==> flow/design.v <==
module alu #(parameter DATA_WIDTH = 32, OP = 3)
(
    input wire start,
    input wire clk,
    input wire reset_n,
    input wire [DATA_WIDTH - 1 : 0] A,
    input wire [DATA_WIDTH - 1 : 0] B,
    input wire [OP - 1 : 0] op,
    output reg [DATA_WIDTH - 1 : 0] result,
    output reg done
);
  localparam AND = 3'b000;   
  localparam OR  = 3'b001;   
  localparam ADD = 3'b010;   
  localparam NOP = 3'b011;   
  localparam SUB = 3'b100;   
  localparam MUL = 3'b101;   
  localparam SLT = 3'b110;   
  reg done_reg;
  reg [DATA_WIDTH - 1 : 0] result_reg;
  always @(posedge clk or negedge reset_n) begin
    if (!reset_n) begin
      result_reg <= 32'h00000000;
    end
    else begin
      if(start) begin
        case (op)
          AND: result_reg <=  A & B;
          OR : result_reg <=  A | B;
          ADD: result_reg <=  A + B;
          SUB: result_reg <=  A - B;
          MUL: result_reg <=  A * B;
          SLT: result_reg <= (A < B) ? 32'b1 : 32'b0;
          default: result_reg <= 32'h00000000;
        endcase
      end
    end
  end
  always @(posedge clk or negedge reset_n) begin
    if(!reset_n) begin
      done_reg <= 1'b0;
    end
    else begin
      if(start && (op != NOP)) begin
        done_reg <= 1'b1;
      end
      else begin
        done_reg <= 1'b0;
      end
    end
  end
  always @(posedge clk or negedge reset_n) begin
    if (!reset_n) begin
      done <= 1'b0;
    end
    else begin
      done <= done_reg;
    end
  end
  always @(posedge clk or negedge reset_n) begin
    if (!reset_n) begin
      result <= 32'h00000000;
    end
    else begin
      result <= result_reg;
    end
  end
endmodule
[Step by step through the tools: alu]
What the tools print for alu, step after step.
Line numbers count from 1 in the design file above.
Operators: Yosys type, input widths -> output width; for muxes data width and select width s.
Cell names lack the library's common part.
A cell with - has no value.
Set-up
  design top: alu
  clock port: clk
  standard-cell library: sky130hd
  library corner: tt_025C_1v80

[Word-level counts]
Counts by Yosys on the flattened word-level netlist (proc, flatten, opt, wreduce; memories kept). Register bits leave out memories and registers merged into their read ports (data or address); mux counts leave out enables and synchronous resets folded into registers. Print and check cells are left out. Cells with the same type and inputs are merged into one.
Bit counts
  flip-flop bits (word level): 66
  bits in latches: 0
  bits in writable memories: 0
  ROM bits: 0
  word width x clocked read ports: 0
  memory cells: 0
  input bits: 70
  output and inout bits: 33
  word-level cells: 21
Cells by class
  $add $sub $neg: 2
  multipliers: 1
  div/mod/pow operators: 0
  order comparisons: 1
  eq/ne operators: 6
  shifts and indexed selects: 0
  multiplexer cells: 3
  bitwise logic cells: 2
  reductions and logical operators: 2
Operator list (count)
  $mul 32x32->32: 1
  $pmux 32 s6: 1
  $add 32x32->32: 1
  $sub 32x32->32: 1
  $lt 32x32->1: 1
  $and 32x32->32: 1
  $or 32x32->32: 1
  $eq 3x3->1 const B: 3
  $eq 3x1->1 const B: 1
  $eq 3x2->1 const B: 1
  $ne 3x2->1 const B: 1
  $logic_not 3->1: 1
  $mux 1: 2
  $logic_and 1x1->1: 1

[Longest topological paths]
Depth = most cells in a row (Yosys ltp): at word level without a register or memory, in the mapped netlist without a sequential cell, where the memories' decode and read muxes count.
Logic depth
  depth in word-level cells: 3
  ABC_AREA: 0
  depth in mapped cells: 29
  gate-level depth less buffers: 26

[Synthesis result]
Yosys stat after the flow's synthesis: flattened, memories mapped to cells. It holds for the ABC_AREA given above (unset counts as 0); a run with the other value may have another netlist.
Cells by type
  fa_1: count 410, area in all 8.21E+03 µm²
  ha_1: count 219, area in all 2.74E+03 µm²
  inv_1: count 457, area in all 1.72E+03 µm²
  dfrtp_1: count 66, area in all 1.65E+03 µm²
  nor2_1: count 384, area in all 1.44E+03 µm²
  nand2_1: count 289, area in all 1084.79 µm²
  xnor2_1: count 71, area in all 621.846 µm²
  a21oi_1: count 99, area in all 495.475 µm²
  clkbuf_1: count 104, area in all 390.374 µm²
  o21ai_0: count 76, area in all 380.365 µm²
  xor2_1: count 25, area in all 218.96 µm²
  a21o_1: count 21, area in all 157.651 µm²
  a22oi_1: count 20, area in all 150.144 µm²
  a211oi_1: count 18, area in all 135.13 µm²
  nor3_1: count 25, area in all 125.12 µm²
  nand3_1: count 22, area in all 110.106 µm²
  mux2i_1: count 10, area in all 100.096 µm²
  a221oi_1: count 11, area in all 96.342 µm²
Other cell types: 62; their cells: 294.
Mapped netlist
  cells in the netlist: 2621
  synthesis area: 21986.1 µm²
  sequential part of the area: 1651.6 µm²
  flip-flops: 66
  buffers: 129

[Timing after synthesis]
OpenSTA on the mapped netlist: ideal clock, no wires. The path of least setup slack (recovery checks aside). Input and output delay are each 20% of the period. Register names are those of the netlist, which keeps one name where synthesis merged equal registers.
Timing path after synthesis
  path type: input -> register
  start: in B[2]
  end: reg result_reg[23]
  clock period: 9.5 ns
  external input delay: 1.900 ns
  setup time: 0.139 ns
  launch time at the first pin: 1.900 ns
  arrival time: 8.778 ns
  required time: 9.361 ns
  setup slack: 0.583 ns
  delay of the path: 7.017 ns
  driving pins on the path: 26
  buffers on the path: 3
  synthesis period reached: 8.917 ns
"delay of the path" is the arrival time less input delay plus setup time.
"driving pins on the path" counts driving pins, that of a launching flip-flop among them; a cell with two outputs on the path counts twice.
"synthesis period reached" = period - worst setup slack (recovery checks aside). The figure is calculated, with input and output delays left at 20% of the set period.
The rows between start and end are the longest chain of elaborated cells between them; the timing report does not say that the signal goes this way. Where chains are equally long, one stands for them.
Each line given opens the expression or statement behind the cell; cells for indexed reads and writes are added by Yosys, which also makes memories of some case tables.
A register here has more assigning lines than the two given.
Between the ends, after synthesis
  path through: clkbuf_1 > inv_1 > clkbuf_1 > nor2_1 > fa_1 > inv_1 > fa_1 > fa_1 > fa_1 > inv_1 > fa_1 > inv_1 > fa_1 > inv_1 > fa_1 > fa_1 > ha_1 > clkbuf_1 > a211oi_1 > o21ai_0 > a31oi_1 > a21boi_1 > o21ai_0 > a311oi_1 > nor3_1 > or4_1
  length of the longest elaborated chain: 2
  elaborated cells on any way between the ends: 4
  RTL lines with such cells: 4
  those cells by class: 2 x add/sub; 1 x mul; 1 x mux
Ends and longest elaborated chain, after synthesis
  start, declared: RTL line 7  | input wire [DATA_WIDTH - 1 : 0] B,
  $mul 32x32->32: RTL line 32  | MUL: result_reg <=  A * B;
  $pmux 32 s6: RTL line 27  | case (op)
  end, assigned: RTL line 28  | AND: result_reg <=  A & B;
  end, assigned: RTL line 29  | OR : result_reg <=  A | B;
  end, declared: RTL line 20  | reg [DATA_WIDTH - 1 : 0] result_reg;

[Timing after layout]
From the final timing report of record 2: the path of least setup slack in the routed layout; clock arrival at registers is part of the times.
Timing path after layout
  path type: input -> register
  start: in B[4]
  end: reg result_reg[23]
  clock period: 14.9 ns
  external input delay: 2.98 ns
  setup time: 0.13 ns
  launch time at the first pin: 2.98 ns
  arrival time: 11.82 ns
  required time: 15.10 ns
  setup slack: 3.28 ns
  driving pins on the path: 24
  buffers on the path: 1
The rows between start and end are the longest chain of elaborated cells between them; the timing report does not say that the signal goes this way. Where chains are equally long, one stands for them.
A register here has more assigning lines than the two given.
Between the ends, after layout
  path through: clkdlybuf4s50_1 > inv_1 > nor2_1 > fa_1 > inv_1 > fa_1 > fa_1 > fa_1 > inv_1 > fa_1 > inv_1 > fa_1 > inv_1 > fa_1 > fa_1 > ha_1 > a211oi_1 > o21ai_0 > a31oi_1 > a21boi_1 > o21ai_0 > a311oi_1 > nor3_1 > or4_1
  length of the longest elaborated chain: 2
  elaborated cells on any way between the ends: 4
  RTL lines with such cells: 4
  those cells by class: 2 x add/sub; 1 x mul; 1 x mux
Ends and longest elaborated chain, after layout
  start, declared: RTL line 7  | input wire [DATA_WIDTH - 1 : 0] B,
  $mul 32x32->32: RTL line 32  | MUL: result_reg <=  A * B;
  $pmux 32 s6: RTL line 27  | case (op)
  end, assigned: RTL line 28  | AND: result_reg <=  A & B;
  end, assigned: RTL line 29  | OR : result_reg <=  A | B;
  end, declared: RTL line 20  | reg [DATA_WIDTH - 1 : 0] result_reg;

Data sheet: physical implementation of alu

Record of 6 stored runs of the RTL-to-layout flow on alu, platform sky130hd. The runs are unordered. Constraints: input delay and output delay 20% of the set period each, output load 0.01 pF.

==> record 1: settings <==
{ "CELL_PAD_IN_SITES_DETAIL_PLACEMENT": 2, "GPL_ROUTABILITY_DRIVEN": 0, "SETUP_SLACK_MARGIN": -0.04, "period_ns": 9.5, "CAP_MARGIN": 20, "CORE_MARGIN": 2, "CORE_UTILIZATION": 40, "SLEW_MARGIN": 20 }
==> record 1: results <==
unfinished; error GRT-0116 in routing

==> record 2: settings <==
{ "CAP_MARGIN": 10, "CORE_MARGIN": 10, "CORE_UTILIZATION": 32, "CTS_CLUSTER_SIZE": 73, "HOLD_SLACK_MARGIN": 0.02, "PLACE_DENSITY_LB_ADDON": 0.11, "SETUP_SLACK_MARGIN": 2.37, "TNS_END_PERCENT": 100, "period_ns": 14.9, "SLEW_MARGIN": 20 }
==> record 2: results <==
area of the standard cells in the finished layout: 24,277.0 µm²
lowest setup slack: 3.275 ns
utilization after routing: 35.5 %
setup TNS: 0.000 ns
worst hold slack in the final report: 0.358 ns
chip area after synthesis (Yosys): 21,986.1 µm²
overall die area: 79,591.7 µm²

==> record 3: settings <==
{ "CAP_MARGIN": 5, "CELL_PAD_IN_SITES_DETAIL_PLACEMENT": 0, "CORE_MARGIN": 5, "CORE_UTILIZATION": 41, "GPL_ROUTABILITY_DRIVEN": 0, "MAX_ROUTING_LAYER": "met5", "PLACE_DENSITY_LB_ADDON": 0.09, "TNS_END_PERCENT": 75, "period_ns": 10.9, "SLEW_MARGIN": 20 }
==> record 3: results <==
setup TNS: 0.000 ns
worst hold slack in the final report: 0.357 ns
lowest setup slack: 0.860 ns
utilization after routing: 46.1 %
overall die area: 58,356.1 µm²
area of the standard cells in the finished layout: 24,374.6 µm²
chip area after synthesis (Yosys): 21,986.1 µm²

==> record 4: settings <==
{ "ABC_AREA": 0, "CORE_ASPECT_RATIO": 0.96, "CORE_UTILIZATION": 60, "CTS_CLUSTER_SIZE": 29, "PLACE_DENSITY_LB_ADDON": 0.07, "SETUP_SLACK_MARGIN": -1.08, "SLEW_MARGIN": 10, "period_ns": 12.4, "CAP_MARGIN": 20, "CORE_MARGIN": 2 }
==> record 4: results <==
lowest setup slack: 1.627 ns
worst hold slack in the final report: 0.366 ns
area of the standard cells in the finished layout: 23,770.3 µm²
setup TNS: 0.000 ns
overall die area: 38,190.3 µm²
chip area after synthesis (Yosys): 21,986.1 µm²
utilization after routing: 65.9 %

==> record 5: settings <==
{ "CORE_UTILIZATION": 64, "period_ns": 9.23, "CAP_MARGIN": 20, "CORE_MARGIN": 2, "SLEW_MARGIN": 20 }
==> record 5: results <==
utilization after routing: 74.9 %
overall die area: 35,851.5 µm²
setup TNS: 0.000 ns
worst hold slack in the final report: 0.372 ns
area of the standard cells in the finished layout: 25,254.2 µm²
chip area after synthesis (Yosys): 21,986.1 µm²
lowest setup slack: 0.178 ns

==> record 6: settings <==
{ "ABC_AREA": 1, "CORE_ASPECT_RATIO": 0.96, "CORE_MARGIN": 10, "CORE_UTILIZATION": 51, "CTS_CLUSTER_DIAMETER": 180, "CTS_CLUSTER_SIZE": 29, "GPL_ROUTABILITY_DRIVEN": 0, "GPL_TIMING_DRIVEN": 1, "MAX_ROUTING_LAYER": "met4", "MIN_ROUTING_LAYER": "met2", "PLACE_DENSITY_LB_ADDON": 0.16, "SLEW_MARGIN": 10, "TNS_END_PERCENT": 30, "period_ns": 6.86, "CAP_MARGIN": 20 }
==> record 6: results <==
unfinished; error GRT-0116 in routing
